==> flow/design.v <==
`timescale 1ns / 1ps
module RNG(
    input               CLK,
    input               RST,
    input               RND_IN,
    output reg [7:0]    OUT,
    output reg          WE,
    input               FULL
);
reg [7:0]           RND_DAT;
reg [2:0]           RND_SHIFT;
reg                 RND_CNT;
reg [15:0]          start;
reg                 tog;
reg                 rd;
reg                 rd_ok;
reg                 init;
reg [63:0]          l0_0;
reg [64:0]          l0_1;
reg [65:0]          l0_2;
reg [63:0]          l1_0;
reg [64:0]          l1_1;
reg [65:0]          l1_2;
reg [63:0]          l2_0;
reg [64:0]          l2_1;
reg [65:0]          l2_2;
reg [63:0]          l3_0;
reg [64:0]          l3_1;
reg [65:0]          l3_2;
reg [63:0]          l4_0;
reg [64:0]          l4_1;
reg [65:0]          l4_2;
reg [63:0]          l5_0;
reg [64:0]          l5_1;
reg [65:0]          l5_2;
reg [63:0]          l6_0;
reg [64:0]          l6_1;
reg [65:0]          l6_2;
reg [63:0]          l7_0;
reg [64:0]          l7_1;
reg [65:0]          l7_2;
reg [15:0]          i_cnt;
reg [3:0]           upd;
always @(posedge CLK)
begin
    if (!RST) begin
        rd_ok <= 0;
        i_cnt <= 0;
        init <= 0;
        upd <= 0;
        WE <= 0;
    end else begin
        if (init == 0) begin
            rd_ok <= 0;
            if (i_cnt == 208)
                init = 1;
            else if (rd == 1) begin
                rd_ok <= 1;
                i_cnt <= i_cnt + 1;
                case (i_cnt)
                    0:   l0_0[7:0]   <= RND_DAT;
                    1:   l0_0[15:8]  <= RND_DAT;
                    2:   l0_0[23:16] <= RND_DAT;
                    3:   l0_0[31:24] <= RND_DAT;
                    4:   l0_0[39:32] <= RND_DAT;
                    5:   l0_0[47:40] <= RND_DAT;
                    6:   l0_0[55:48] <= RND_DAT;
                    7:   l0_0[63:56] <= RND_DAT;
                    8:   l0_1[7:0]   <= RND_DAT;
                    9:   l0_1[15:8]  <= RND_DAT;
                    10:  l0_1[23:16] <= RND_DAT;
                    11:  l0_1[31:24] <= RND_DAT;
                    12:  l0_1[39:32] <= RND_DAT;
                    13:  l0_1[47:40] <= RND_DAT;
                    14:  l0_1[55:48] <= RND_DAT;
                    15:  l0_1[63:56] <= RND_DAT;
                    16:  l0_1[64]    <= RND_DAT[3];
                    17:  l0_2[7:0]   <= RND_DAT;
                    18:  l0_2[15:8]  <= RND_DAT;
                    19:  l0_2[23:16] <= RND_DAT;
                    20:  l0_2[31:24] <= RND_DAT;
                    21:  l0_2[39:32] <= RND_DAT;
                    22:  l0_2[47:40] <= RND_DAT;
                    23:  l0_2[55:48] <= RND_DAT;
                    24:  l0_2[63:56] <= RND_DAT;
                    25:  l0_2[65:64] <= RND_DAT[5:4];
                    26:  l1_0[7:0]   <= RND_DAT;
                    27:  l1_0[15:8]  <= RND_DAT;
                    28:  l1_0[23:16] <= RND_DAT;
                    29:  l1_0[31:24] <= RND_DAT;
                    30:  l1_0[39:32] <= RND_DAT;
                    31:  l1_0[47:40] <= RND_DAT;
                    32:  l1_0[55:48] <= RND_DAT;
                    33:  l1_0[63:56] <= RND_DAT;
                    34:  l1_1[7:0]   <= RND_DAT;
                    35:  l1_1[15:8]  <= RND_DAT;
                    36:  l1_1[23:16] <= RND_DAT;
                    37:  l1_1[31:24] <= RND_DAT;
                    38:  l1_1[39:32] <= RND_DAT;
                    39:  l1_1[47:40] <= RND_DAT;
                    40:  l1_1[55:48] <= RND_DAT;
                    41:  l1_1[63:56] <= RND_DAT;
                    42:  l1_1[64]    <= RND_DAT[1];
                    43:  l1_2[7:0]   <= RND_DAT;
                    44:  l1_2[15:8]  <= RND_DAT;
                    45:  l1_2[23:16] <= RND_DAT;
                    46:  l1_2[31:24] <= RND_DAT;
                    47:  l1_2[39:32] <= RND_DAT;
                    48:  l1_2[47:40] <= RND_DAT;
                    49:  l1_2[55:48] <= RND_DAT;
                    50:  l1_2[63:56] <= RND_DAT;
                    51:  l1_2[65:64] <= RND_DAT[7:6];
                    52:  l2_0[7:0]   <= RND_DAT;
                    53:  l2_0[15:8]  <= RND_DAT;
                    54:  l2_0[23:16] <= RND_DAT;
                    55:  l2_0[31:24] <= RND_DAT;
                    56:  l2_0[39:32] <= RND_DAT;
                    57:  l2_0[47:40] <= RND_DAT;
                    58:  l2_0[55:48] <= RND_DAT;
                    59:  l2_0[63:56] <= RND_DAT;
                    60:  l2_1[7:0]   <= RND_DAT;
                    61:  l2_1[15:8]  <= RND_DAT;
                    62:  l2_1[23:16] <= RND_DAT;
                    63:  l2_1[31:24] <= RND_DAT;
                    64:  l2_1[39:32] <= RND_DAT;
                    65:  l2_1[47:40] <= RND_DAT;
                    66:  l2_1[55:48] <= RND_DAT;
                    67:  l2_1[63:56] <= RND_DAT;
                    68:  l2_1[64]    <= RND_DAT[0];
                    69:  l2_2[7:0]   <= RND_DAT;
                    70:  l2_2[15:8]  <= RND_DAT;
                    71:  l2_2[23:16] <= RND_DAT;
                    72:  l2_2[31:24] <= RND_DAT;
                    73:  l2_2[39:32] <= RND_DAT;
                    74:  l2_2[47:40] <= RND_DAT;
                    75:  l2_2[55:48] <= RND_DAT;
                    76:  l2_2[63:56] <= RND_DAT;
                    77:  l2_2[65:64] <= RND_DAT[3:2];
                    78:  l3_0[7:0]   <= RND_DAT;
                    79:  l3_0[15:8]  <= RND_DAT;
                    80:  l3_0[23:16] <= RND_DAT;
                    81:  l3_0[31:24] <= RND_DAT;
                    82:  l3_0[39:32] <= RND_DAT;
                    83:  l3_0[47:40] <= RND_DAT;
                    84:  l3_0[55:48] <= RND_DAT;
                    85:  l3_0[63:56] <= RND_DAT;
                    86:  l3_1[7:0]   <= RND_DAT;
                    87:  l3_1[15:8]  <= RND_DAT;
                    88:  l3_1[23:16] <= RND_DAT;
                    89:  l3_1[31:24] <= RND_DAT;
                    90:  l3_1[39:32] <= RND_DAT;
                    91:  l3_1[47:40] <= RND_DAT;
                    92:  l3_1[55:48] <= RND_DAT;
                    93:  l3_1[63:56] <= RND_DAT;
                    94:  l3_1[64]    <= RND_DAT[7];
                    95:  l3_2[7:0]   <= RND_DAT;
                    96:  l3_2[15:8]  <= RND_DAT;
                    97:  l3_2[23:16] <= RND_DAT;
                    98:  l3_2[31:24] <= RND_DAT;
                    99:  l3_2[39:32] <= RND_DAT;
                    100: l3_2[47:40] <= RND_DAT;
                    101: l3_2[55:48] <= RND_DAT;
                    102: l3_2[63:56] <= RND_DAT;
                    103: l3_2[65:64] <= RND_DAT[1:0];
                    104:  l4_0[7:0]   <= RND_DAT;
                    105: l4_0[15:8]  <= RND_DAT;
                    106: l4_0[23:16] <= RND_DAT;
                    107: l4_0[31:24] <= RND_DAT;
                    108: l4_0[39:32] <= RND_DAT;
                    109: l4_0[47:40] <= RND_DAT;
                    110: l4_0[55:48] <= RND_DAT;
                    111: l4_0[63:56] <= RND_DAT;
                    112: l4_1[7:0]   <= RND_DAT;
                    113: l4_1[15:8]  <= RND_DAT;
                    114: l4_1[23:16] <= RND_DAT;
                    115: l4_1[31:24] <= RND_DAT;
                    116: l4_1[39:32] <= RND_DAT;
                    117: l4_1[47:40] <= RND_DAT;
                    118: l4_1[55:48] <= RND_DAT;
                    119: l4_1[63:56] <= RND_DAT;
                    120: l4_1[64]    <= RND_DAT[3];
                    121: l4_2[7:0]   <= RND_DAT;
                    122: l4_2[15:8]  <= RND_DAT;
                    123: l4_2[23:16] <= RND_DAT;
                    124: l4_2[31:24] <= RND_DAT;
                    125: l4_2[39:32] <= RND_DAT;
                    126: l4_2[47:40] <= RND_DAT;
                    127: l4_2[55:48] <= RND_DAT;
                    128: l4_2[63:56] <= RND_DAT;
                    129: l4_2[65:64] <= RND_DAT[5:4];
                    130: l5_0[7:0]   <= RND_DAT;
                    131: l5_0[15:8]  <= RND_DAT;
                    132: l5_0[23:16] <= RND_DAT;
                    133: l5_0[31:24] <= RND_DAT;
                    134: l5_0[39:32] <= RND_DAT;
                    135: l5_0[47:40] <= RND_DAT;
                    136: l5_0[55:48] <= RND_DAT;
                    137: l5_0[63:56] <= RND_DAT;
                    138: l5_1[7:0]   <= RND_DAT;
                    139: l5_1[15:8]  <= RND_DAT;
                    140: l5_1[23:16] <= RND_DAT;
                    141: l5_1[31:24] <= RND_DAT;
                    142: l5_1[39:32] <= RND_DAT;
                    143: l5_1[47:40] <= RND_DAT;
                    144: l5_1[55:48] <= RND_DAT;
                    145: l5_1[63:56] <= RND_DAT;
                    146: l5_1[64]    <= RND_DAT[1];
                    147: l5_2[7:0]   <= RND_DAT;
                    148: l5_2[15:8]  <= RND_DAT;
                    149: l5_2[23:16] <= RND_DAT;
                    150: l5_2[31:24] <= RND_DAT;
                    151: l5_2[39:32] <= RND_DAT;
                    152: l5_2[47:40] <= RND_DAT;
                    153: l5_2[55:48] <= RND_DAT;
                    154: l5_2[63:56] <= RND_DAT;
                    155: l5_2[65:64] <= RND_DAT[7:6];
                    156: l6_0[7:0]   <= RND_DAT;
                    157: l6_0[15:8]  <= RND_DAT;
                    158: l6_0[23:16] <= RND_DAT;
                    159: l6_0[31:24] <= RND_DAT;
                    160: l6_0[39:32] <= RND_DAT;
                    161: l6_0[47:40] <= RND_DAT;
                    162: l6_0[55:48] <= RND_DAT;
                    163: l6_0[63:56] <= RND_DAT;
                    164: l6_1[7:0]   <= RND_DAT;
                    165: l6_1[15:8]  <= RND_DAT;
                    166: l6_1[23:16] <= RND_DAT;
                    167: l6_1[31:24] <= RND_DAT;
                    168: l6_1[39:32] <= RND_DAT;
                    169: l6_1[47:40] <= RND_DAT;
                    170: l6_1[55:48] <= RND_DAT;
                    171: l6_1[63:56] <= RND_DAT;
                    172: l6_1[64]    <= RND_DAT[0];
                    173: l6_2[7:0]   <= RND_DAT;
                    174: l6_2[15:8]  <= RND_DAT;
                    175: l6_2[23:16] <= RND_DAT;
                    176: l6_2[31:24] <= RND_DAT;
                    177: l6_2[39:32] <= RND_DAT;
                    178: l6_2[47:40] <= RND_DAT;
                    179: l6_2[55:48] <= RND_DAT;
                    180: l6_2[63:56] <= RND_DAT;
                    181: l6_2[65:64] <= RND_DAT[3:2];
                    182: l7_0[7:0]   <= RND_DAT;
                    183: l7_0[15:8]  <= RND_DAT;
                    184: l7_0[23:16] <= RND_DAT;
                    185: l7_0[31:24] <= RND_DAT;
                    186: l7_0[39:32] <= RND_DAT;
                    187: l7_0[47:40] <= RND_DAT;
                    188: l7_0[55:48] <= RND_DAT;
                    189: l7_0[63:56] <= RND_DAT;
                    190: l7_1[7:0]   <= RND_DAT;
                    191: l7_1[15:8]  <= RND_DAT;
                    192: l7_1[23:16] <= RND_DAT;
                    193: l7_1[31:24] <= RND_DAT;
                    194: l7_1[39:32] <= RND_DAT;
                    195: l7_1[47:40] <= RND_DAT;
                    196: l7_1[55:48] <= RND_DAT;
                    197: l7_1[63:56] <= RND_DAT;
                    198: l7_1[64]    <= RND_DAT[7];
                    199: l7_2[7:0]   <= RND_DAT;
                    200: l7_2[15:8]  <= RND_DAT;
                    201: l7_2[23:16] <= RND_DAT;
                    202: l7_2[31:24] <= RND_DAT;
                    203: l7_2[39:32] <= RND_DAT;
                    204: l7_2[47:40] <= RND_DAT;
                    205: l7_2[55:48] <= RND_DAT;
                    206: l7_2[63:56] <= RND_DAT;
                    207: l7_2[65:64] <= RND_DAT[1:0];
                endcase
            end
        end else begin
            rd_ok <= 0;
            WE <= 0;
            if (FULL == 0) begin
                WE <= 1;
                OUT <= { l7_0[0] ^ l7_1[0], l6_0[0] ^ l6_1[0], l5_0[0] ^ l5_1[0], l4_0[0] ^ l4_1[0], l3_0[0] ^ l3_1[0], l2_0[0] ^ l2_1[0], l1_0[0] ^ l1_1[0], l0_0[0] ^ l0_1[0]};
                l7_2 <= (l7_2 >> 1) | ((l7_2[0] ^ l7_2[1] ^ l7_2[9] ^ l7_2[10]) << 65);
                l6_2 <= (l6_2 >> 1) | ((l6_2[0] ^ l6_2[1] ^ l6_2[9] ^ l6_2[10]) << 65);
                l5_2 <= (l5_2 >> 1) | ((l5_2[0] ^ l5_2[1] ^ l5_2[9] ^ l5_2[10]) << 65);
                l4_2 <= (l4_2 >> 1) | ((l4_2[0] ^ l4_2[1] ^ l4_2[9] ^ l4_2[10]) << 65);
                l3_2 <= (l3_2 >> 1) | ((l3_2[0] ^ l3_2[1] ^ l3_2[9] ^ l3_2[10]) << 65);
                l2_2 <= (l2_2 >> 1) | ((l2_2[0] ^ l2_2[1] ^ l2_2[9] ^ l2_2[10]) << 65);
                l1_2 <= (l1_2 >> 1) | ((l1_2[0] ^ l1_2[1] ^ l1_2[9] ^ l1_2[10]) << 65);
                l0_2 <= (l0_2 >> 1) | ((l0_2[0] ^ l0_2[1] ^ l0_2[9] ^ l0_2[10]) << 65);
                if (l7_2[0] == 0)
                    l7_0 <= (l7_0 >> 1) | ((l7_0[0] ^ l7_0[1] ^ l7_0[3] ^ l7_0[4]) << 63);
                else
                    l7_1 <= (l7_1 >> 1) | ((l7_1[0] ^ l7_1[18]) << 64);
                if (l6_2[0] == 0)
                    l6_0 <= (l6_0 >> 1) | ((l6_0[0] ^ l6_0[1] ^ l6_0[3] ^ l6_0[4]) << 63);
                else
                    l6_1 <= (l6_1 >> 1) | ((l6_1[0] ^ l6_1[18]) << 64);
                if (l5_2[0] == 0)
                    l5_0 <= (l5_0 >> 1) | ((l5_0[0] ^ l5_0[1] ^ l5_0[3] ^ l5_0[4]) << 63);
                else
                    l5_1 <= (l5_1 >> 1) | ((l5_1[0] ^ l5_1[18]) << 64);
                if (l4_2[0] == 0)
                    l4_0 <= (l4_0 >> 1) | ((l4_0[0] ^ l4_0[1] ^ l4_0[3] ^ l4_0[4]) << 63);
                else
                    l4_1 <= (l4_1 >> 1) | ((l4_1[0] ^ l4_1[18]) << 64);
                if (l3_2[0] == 0)
                    l3_0 <= (l3_0 >> 1) | ((l3_0[0] ^ l3_0[1] ^ l3_0[3] ^ l3_0[4]) << 63);
                else
                    l3_1 <= (l3_1 >> 1) | ((l3_1[0] ^ l3_1[18]) << 64);
                if (l2_2[0] == 0)
                    l2_0 <= (l2_0 >> 1) | ((l2_0[0] ^ l2_0[1] ^ l2_0[3] ^ l2_0[4]) << 63);
                else
                    l2_1 <= (l2_1 >> 1) | ((l2_1[0] ^ l2_1[18]) << 64);
                if (l1_2[0] == 0)
                    l1_0 <= (l1_0 >> 1) | ((l1_0[0] ^ l1_0[1] ^ l1_0[3] ^ l1_0[4]) << 63);
                else
                    l1_1 <= (l1_1 >> 1) | ((l1_1[0] ^ l1_1[18]) << 64);
                if (l0_2[0] == 0)
                    l0_0 <= (l0_0 >> 1) | ((l0_0[0] ^ l0_0[1] ^ l0_0[3] ^ l0_0[4]) << 63);
                else
                    l0_1 <= (l0_1 >> 1) | ((l0_1[0] ^ l0_1[18]) << 64);
            end else begin
                if (rd == 1) begin
                    rd_ok <= 1;
                    upd <= upd + 1;
                    case (upd)
                        0:  l0_0[9:2] <= RND_DAT;
                        1:  l1_0[9:2] <= RND_DAT;
                        2:  l2_0[9:2] <= RND_DAT;
                        3:  l3_0[9:2] <= RND_DAT;
                        4:  l4_0[9:2] <= RND_DAT;
                        5:  l5_0[9:2] <= RND_DAT;
                        6:  l6_0[9:2] <= RND_DAT;
                        7:  l7_0[9:2] <= RND_DAT;
                        8:  l0_1[9:2] <= RND_DAT;
                        9:  l1_1[9:2] <= RND_DAT;
                        10: l2_1[9:2] <= RND_DAT;
                        11: l3_1[9:2] <= RND_DAT;
                        12: l4_1[9:2] <= RND_DAT;
                        13: l5_1[9:2] <= RND_DAT;
                        14: l6_1[9:2] <= RND_DAT;
                        15: l7_1[9:2] <= RND_DAT;
                    endcase
                end
            end
        end
    end
end
always @(posedge CLK)
begin
    if (!RST) begin
        RND_SHIFT <= 0;
        start <= 0;
        tog <= 0;
        rd <= 0;
        RND_CNT <= 0;
        RND_DAT <= 0;
    end else begin
        RND_CNT <= !RND_CNT;
        if (rd_ok)
            rd <= 0;
        if (RND_IN == 0) begin
            tog <= 0;
        end else if (tog == 0) begin
            tog <= 1;
            RND_SHIFT <= RND_SHIFT + 1;
            RND_DAT[RND_SHIFT] <= RND_DAT[RND_SHIFT] ^ RND_CNT;
            if (RND_SHIFT == 0) begin
                if (start < 1024)
                    start <= start + 1;
                else begin
                    rd <= 1;
                end
            end
        end
    end
end
endmodule
==> reports on RNG <==
== Step by step through the tools: RNG ==
Each step is given for the RTL above and for the edited RTL.
"original" refers to lines of the RTL above, "edited" to lines of the edited file.
"difference": "edited" minus "original" as printed here.
Library cell names are shortened.
Not given: n/a
Inputs
  top: RNG
  clock input: CLK
  cell library: sky130hd
  library corner: tt_025C_1v80

== Diff ==
The edit as a unified diff against the file above.
This change comes from a script, not from a designer; no optimisation was intended.
begin of diff
@@ -290,5 +290,5 @@
                     l6_0 <= (l6_0 >> 1) | ((l6_0[0] ^ l6_0[1] ^ l6_0[3] ^ l6_0[4]) << 63);
                 else
-                    l6_1 <= (l6_1 >> 1) | ((l6_1[0] ^ l6_1[18]) << 64);
+                    l6_1 <= (l6_1 >> 1) + ((l6_1[0] ^ l6_1[18]) << 64);
                 if (l5_2[0] == 0)
                     l5_0 <= (l5_0 >> 1) | ((l5_0[0] ^ l5_0[1] ^ l5_0[3] ^ l5_0[4]) << 63);
end of diff

== Elaborated design ==
Counts by Yosys on the flattened word-level netlist (proc, flatten, opt, wreduce; memories kept). Register bits leave out memories and registers merged into their read ports (data or address). Print and check cells are left out. Cells with the same type and inputs are merged into one.
Operators by class
  $add $sub $neg: original 5, edited 6, difference +1
  $lt $le $gt $ge: original 1, edited 1, difference 0
  equality and inequality tests: original 274, edited 274, difference 0
  shifts and indexed selects: original 3, edited 3, difference 0
  mux-type cells: original 1444, edited 1444, difference 0
  bitwise operators: original 96, edited 95, difference -1
  reduce/logical cells: original 459, edited 459, difference 0
Operators with widths
  64-bit by 65-bit bitwise OR with 65-bit output: original 8, edited 7, difference -1
  64-bit by 65-bit adder with 65-bit output: original 0, edited 1, difference +1
Operator kinds equal on both sides are left out: 46.
Storage and ports
  bits in registers: original 1621, edited 1621, difference 0
  bits of input ports: original 4, edited 4, difference 0
  output and inout bits: original 9, edited 9, difference 0
  cells after elaboration: original 2534, edited 2534, difference 0

== Depth ==
Yosys ltp: most cells in a row. Word level: on the elaborated netlist, between registers, memories and ports. Mapped: between sequential cells and ports; inverters and the memories' decode and read muxes count.
Logic depth
  depth in word-level cells: original 7, edited 7, difference 0
  ABC_AREA: original 0, edited 0
  depth in mapped cells: original 8, edited 8, difference 0

== Synthesis result ==
Yosys stat after the flow's synthesis: flattened, memories mapped to cells. It holds for the ABC_AREA given above (unset counts as 0); a run with the other value may have another netlist.
Mapped netlist
  cell count: original 5999, edited 5904, difference -95
  mapped area (um2): original 66986.7, edited 66568.8, difference -417.9
  flip-flop cells: original 1621, edited 1621, difference 0
  buffers: original 444, edited 422, difference -22
Cell types
  nand2_1: original 2960, edited 2898, difference -62
  nor2_1: original 172, edited 138, difference -34
  buf_1: original 38, edited 22, difference -16
  nor4_1: original 16, edited 1, difference -15
  o21ai_0: original 56, edited 70, difference +14
  and4_1: original 6, edited 17, difference +11
  o221ai_1: original 12, edited 2, difference -10
  o21a_1: original 28, edited 36, difference +8
  o22ai_1: original 0, edited 8, difference +8
  clkbuf_1: original 383, edited 376, difference -7
  nor2b_1: original 18, edited 12, difference -6
  a21oi_1: original 190, edited 195, difference +5
  and2_1: original 54, edited 49, difference -5
  xor2_1: original 49, edited 44, difference -5
  nand4_1: original 27, edited 32, difference +5
  inv_1: original 22, edited 27, difference +5
  nand2b_1: original 20, edited 15, difference -5
  and3_1: original 10, edited 5, difference -5
Cell types equal on both sides are left out: 7.
Not every row of either side is listed.

== Path before layout ==
Source: OpenSTA report_checks on the synthesized netlist (no wires, ideal clock, input and output delay 20% of the period each), path of least setup slack; recovery checks are left aside. Register names are those of the netlist, which keeps one name where synthesis merged equal registers.
Path after synthesis
  kind: original input -> register, edited input -> register
  from: original input port FULL, edited input port FULL
  to: original register l0_2[48], edited register l6_1[16]
  clock period (ps): original 5000, edited 5000, difference 0
  external input delay (ps): original 1000, edited 1000, difference 0
  library setup time (ps): original 370, edited 375, difference +5
  arrival (ps): original 2392, edited 2399, difference +7
  data required time (ps): original 4630, edited 4625, difference -5
  path slack (ps): original 2238, edited 2226, difference -12
  path delay (ps): original 1762, edited 1774, difference +12
  driving pins on the path: original 6, edited 6, difference 0
  buffers on the path: original 3, edited 2, difference -1
  synthesis period reached (ps): original 2762, edited 2774, difference +12
"path delay" = arrival - input delay + setup time.
"driving pins on the path": output pins that drive a net of the path, with the launching flip-flop's if there is one; two outputs of one cell count as two.
"synthesis period reached" = period - worst setup slack (recovery checks aside). The figure is calculated, with input and output delays left at 20% of the set period.
The rows between start and end are the longest chain of elaborated cells between them; the timing report does not say that the signal goes this way. Where chains are equally long, one stands for them.
Each line given opens the expression or statement behind the cell; cells for indexed reads and writes are added by Yosys, which also makes memories of some case tables.
original: Only ways into the end's enable, where the timed path ends, are counted here.
Between the ends, after synthesis, original
  cells stage by stage: clkbuf_1 nor2b_1 clkbuf_1 clkbuf_1 a31oi_1 nor2_1
  length of the longest elaborated chain: 2
Ends and longest elaborated chain, after synthesis, original
  from (decl): line 8  | input               FULL
  2-bit != test
  5-bit AND reduction
  to (assign): line 84  | 23:  l0_2[55:48] <= RND_DAT;
  to (assign): line 284  | l0_2 <= (l0_2 >> 1) | ((l0_2[0] ^ l0_2[1] ^ l0_2[9] ^ l0_2[10]) << 65);
  to (decl): line 20  | reg [65:0]          l0_2;
edited: Only ways into the end's enable, where the timed path ends, are counted here.
Between the ends, after synthesis, edited
  cells stage by stage: nor2b_1 clkbuf_1 o21a_1 clkbuf_1 o21ai_1 a21oi_1
  length of the longest elaborated chain: 2
Ends and longest elaborated chain, after synthesis, edited
  from (decl): line 8  | input               FULL
  2-bit != test
  6-bit AND reduction
  to (assign): line 227  | 166: l6_1[23:16] <= RND_DAT;
  to (assign): line 292  | l6_1 <= (l6_1 >> 1) + ((l6_1[0] ^ l6_1[18]) << 64);
  to (decl): line 37  | reg [64:0]          l6_1;

== Worst path after layout ==
From the final timing report of the runs of pair 1: the path of least setup slack in the routed layout; clock arrival at registers is part of the times.
The path's times are printed in steps of 10 ps; the period is the one set.
Path after layout
  kind: original register -> register, edited register -> register
  from: original register i_cnt[0], edited register i_cnt[11]
  to: original register l4_0[19], edited register l2_0[39]
  clock period (ps): original 3640, edited 3640, difference 0
  library setup time (ps): original 230, edited 240, difference +10
  arrival (ps): original 3770, edited 3740, difference -30
  data required time (ps): original 4180, edited 4180, difference 0
  path slack (ps): original 410, edited 450, difference +40
  driving pins on the path: original 9, edited 8, difference -1
  buffers on the path: original 2, edited 3, difference +1
The rows between start and end are the longest chain of elaborated cells between them; the timing report does not say that the signal goes this way. Where chains are equally long, one stands for them.
original: Only ways into the end's enable, where the timed path ends, are counted here.
Between the ends, after layout, original
  cells stage by stage: dfxtp_1 inv_1 ha_1 or3b_2 nor4_4 a2bb2oi_4 buf_4 nor2_1 buf_4
  length of the longest elaborated chain: 3
Ends and longest elaborated chain, after layout, original
  from (decl): line 42  | reg [15:0]          i_cnt;
  from (assign): line 48  | i_cnt <= 0;
  from (assign): line 59  | i_cnt <= i_cnt + 1;
  16-bit by 7-bit == test with 1-bit output: line 60  | case (i_cnt)
  2-bit nonzero test
  6-bit AND reduction
  to (assign): line 167  | 106: l4_0[23:16] <= RND_DAT;
  to (assign): line 298  | l4_0 <= (l4_0 >> 1) | ((l4_0[0] ^ l4_0[1] ^ l4_0[3] ^ l4_0[4]) << 63);
  to (decl): line 30  | reg [63:0]          l4_0;
edited: Only ways into the end's enable, where the timed path ends, are counted here.
Between the ends, after layout, edited
  cells stage by stage: dfxtp_1 nor4_4 buf_4 nand4_1 a31oi_4 buf_4 nor2_1 buf_4
  length of the longest elaborated chain: 3
Ends and longest elaborated chain, after layout, edited
  from (decl): line 42  | reg [15:0]          i_cnt;
  from (assign): line 48  | i_cnt <= 0;
  from (assign): line 59  | i_cnt <= i_cnt + 1;
  16-bit by 6-bit == test with 1-bit output: line 60  | case (i_cnt)
  2-bit nonzero test
  6-bit AND reduction
  to (assign): line 117  | 56:  l2_0[39:32] <= RND_DAT;
  to (assign): line 306  | l2_0 <= (l2_0 >> 1) | ((l2_0[0] ^ l2_0[1] ^ l2_0[3] ^ l2_0[4]) << 63);
  to (decl): line 24  | reg [63:0]          l2_0;

== Layout results ==
Both versions went through the flow (Yosys, OpenROAD) with the same settings in each pair. Constraints: input delay and output delay 20% of the set period each, output load 0.01 pF.
Flow settings, pair 1
  CORE_UTILIZATION: 40
  PLACE_DENSITY: 0.6
  period_ns: 3.64
  CAP_MARGIN: 20
  CORE_MARGIN: 2
  SLEW_MARGIN: 20
Results, pair 1
  Yosys chip area after synthesis (um2): original 66986.7, edited 66568.8, difference -417.9
  total die area (um2): original 170755.0, edited 169703.0, difference -1052.0
  utilization in the final report: original 0.45, edited 0.459, difference +0.009
  setup slack of the critical path (ps): original 415, edited 448, difference +33
  total negative setup slack (ps): original 0, edited 0, difference 0
  power consumption (W): original 0.037301, edited 0.037863, difference +0.000562
Flow settings, pair 2
  ABC_AREA: 0
  CELL_PAD_IN_SITES_DETAIL_PLACEMENT: 1
  CORE_UTILIZATION: 40
  PLACE_DENSITY_LB_ADDON: 0.05
  SETUP_SLACK_MARGIN: 0.81
  SLEW_MARGIN: 40
  TNS_END_PERCENT: 100
  period_ns: 3.17
  CAP_MARGIN: 20
  CORE_MARGIN: 2
Results, pair 2
  Yosys chip area after synthesis (um2): original 66986.7, edited 66568.8, difference -417.9
  total die area (um2): original 170755.0, edited 169703.0, difference -1052.0
  utilization in the final report: original 0.48, edited 0.466, difference -0.014
  setup slack of the critical path (ps): original 587, edited 764, difference +177
  total negative setup slack (ps): original 0, edited 0, difference 0
  power consumption (W): original 0.044164, edited 0.043809, difference -0.000355
"power consumption" rests on the timing tool's default activity at the inputs, not on a simulated workload.
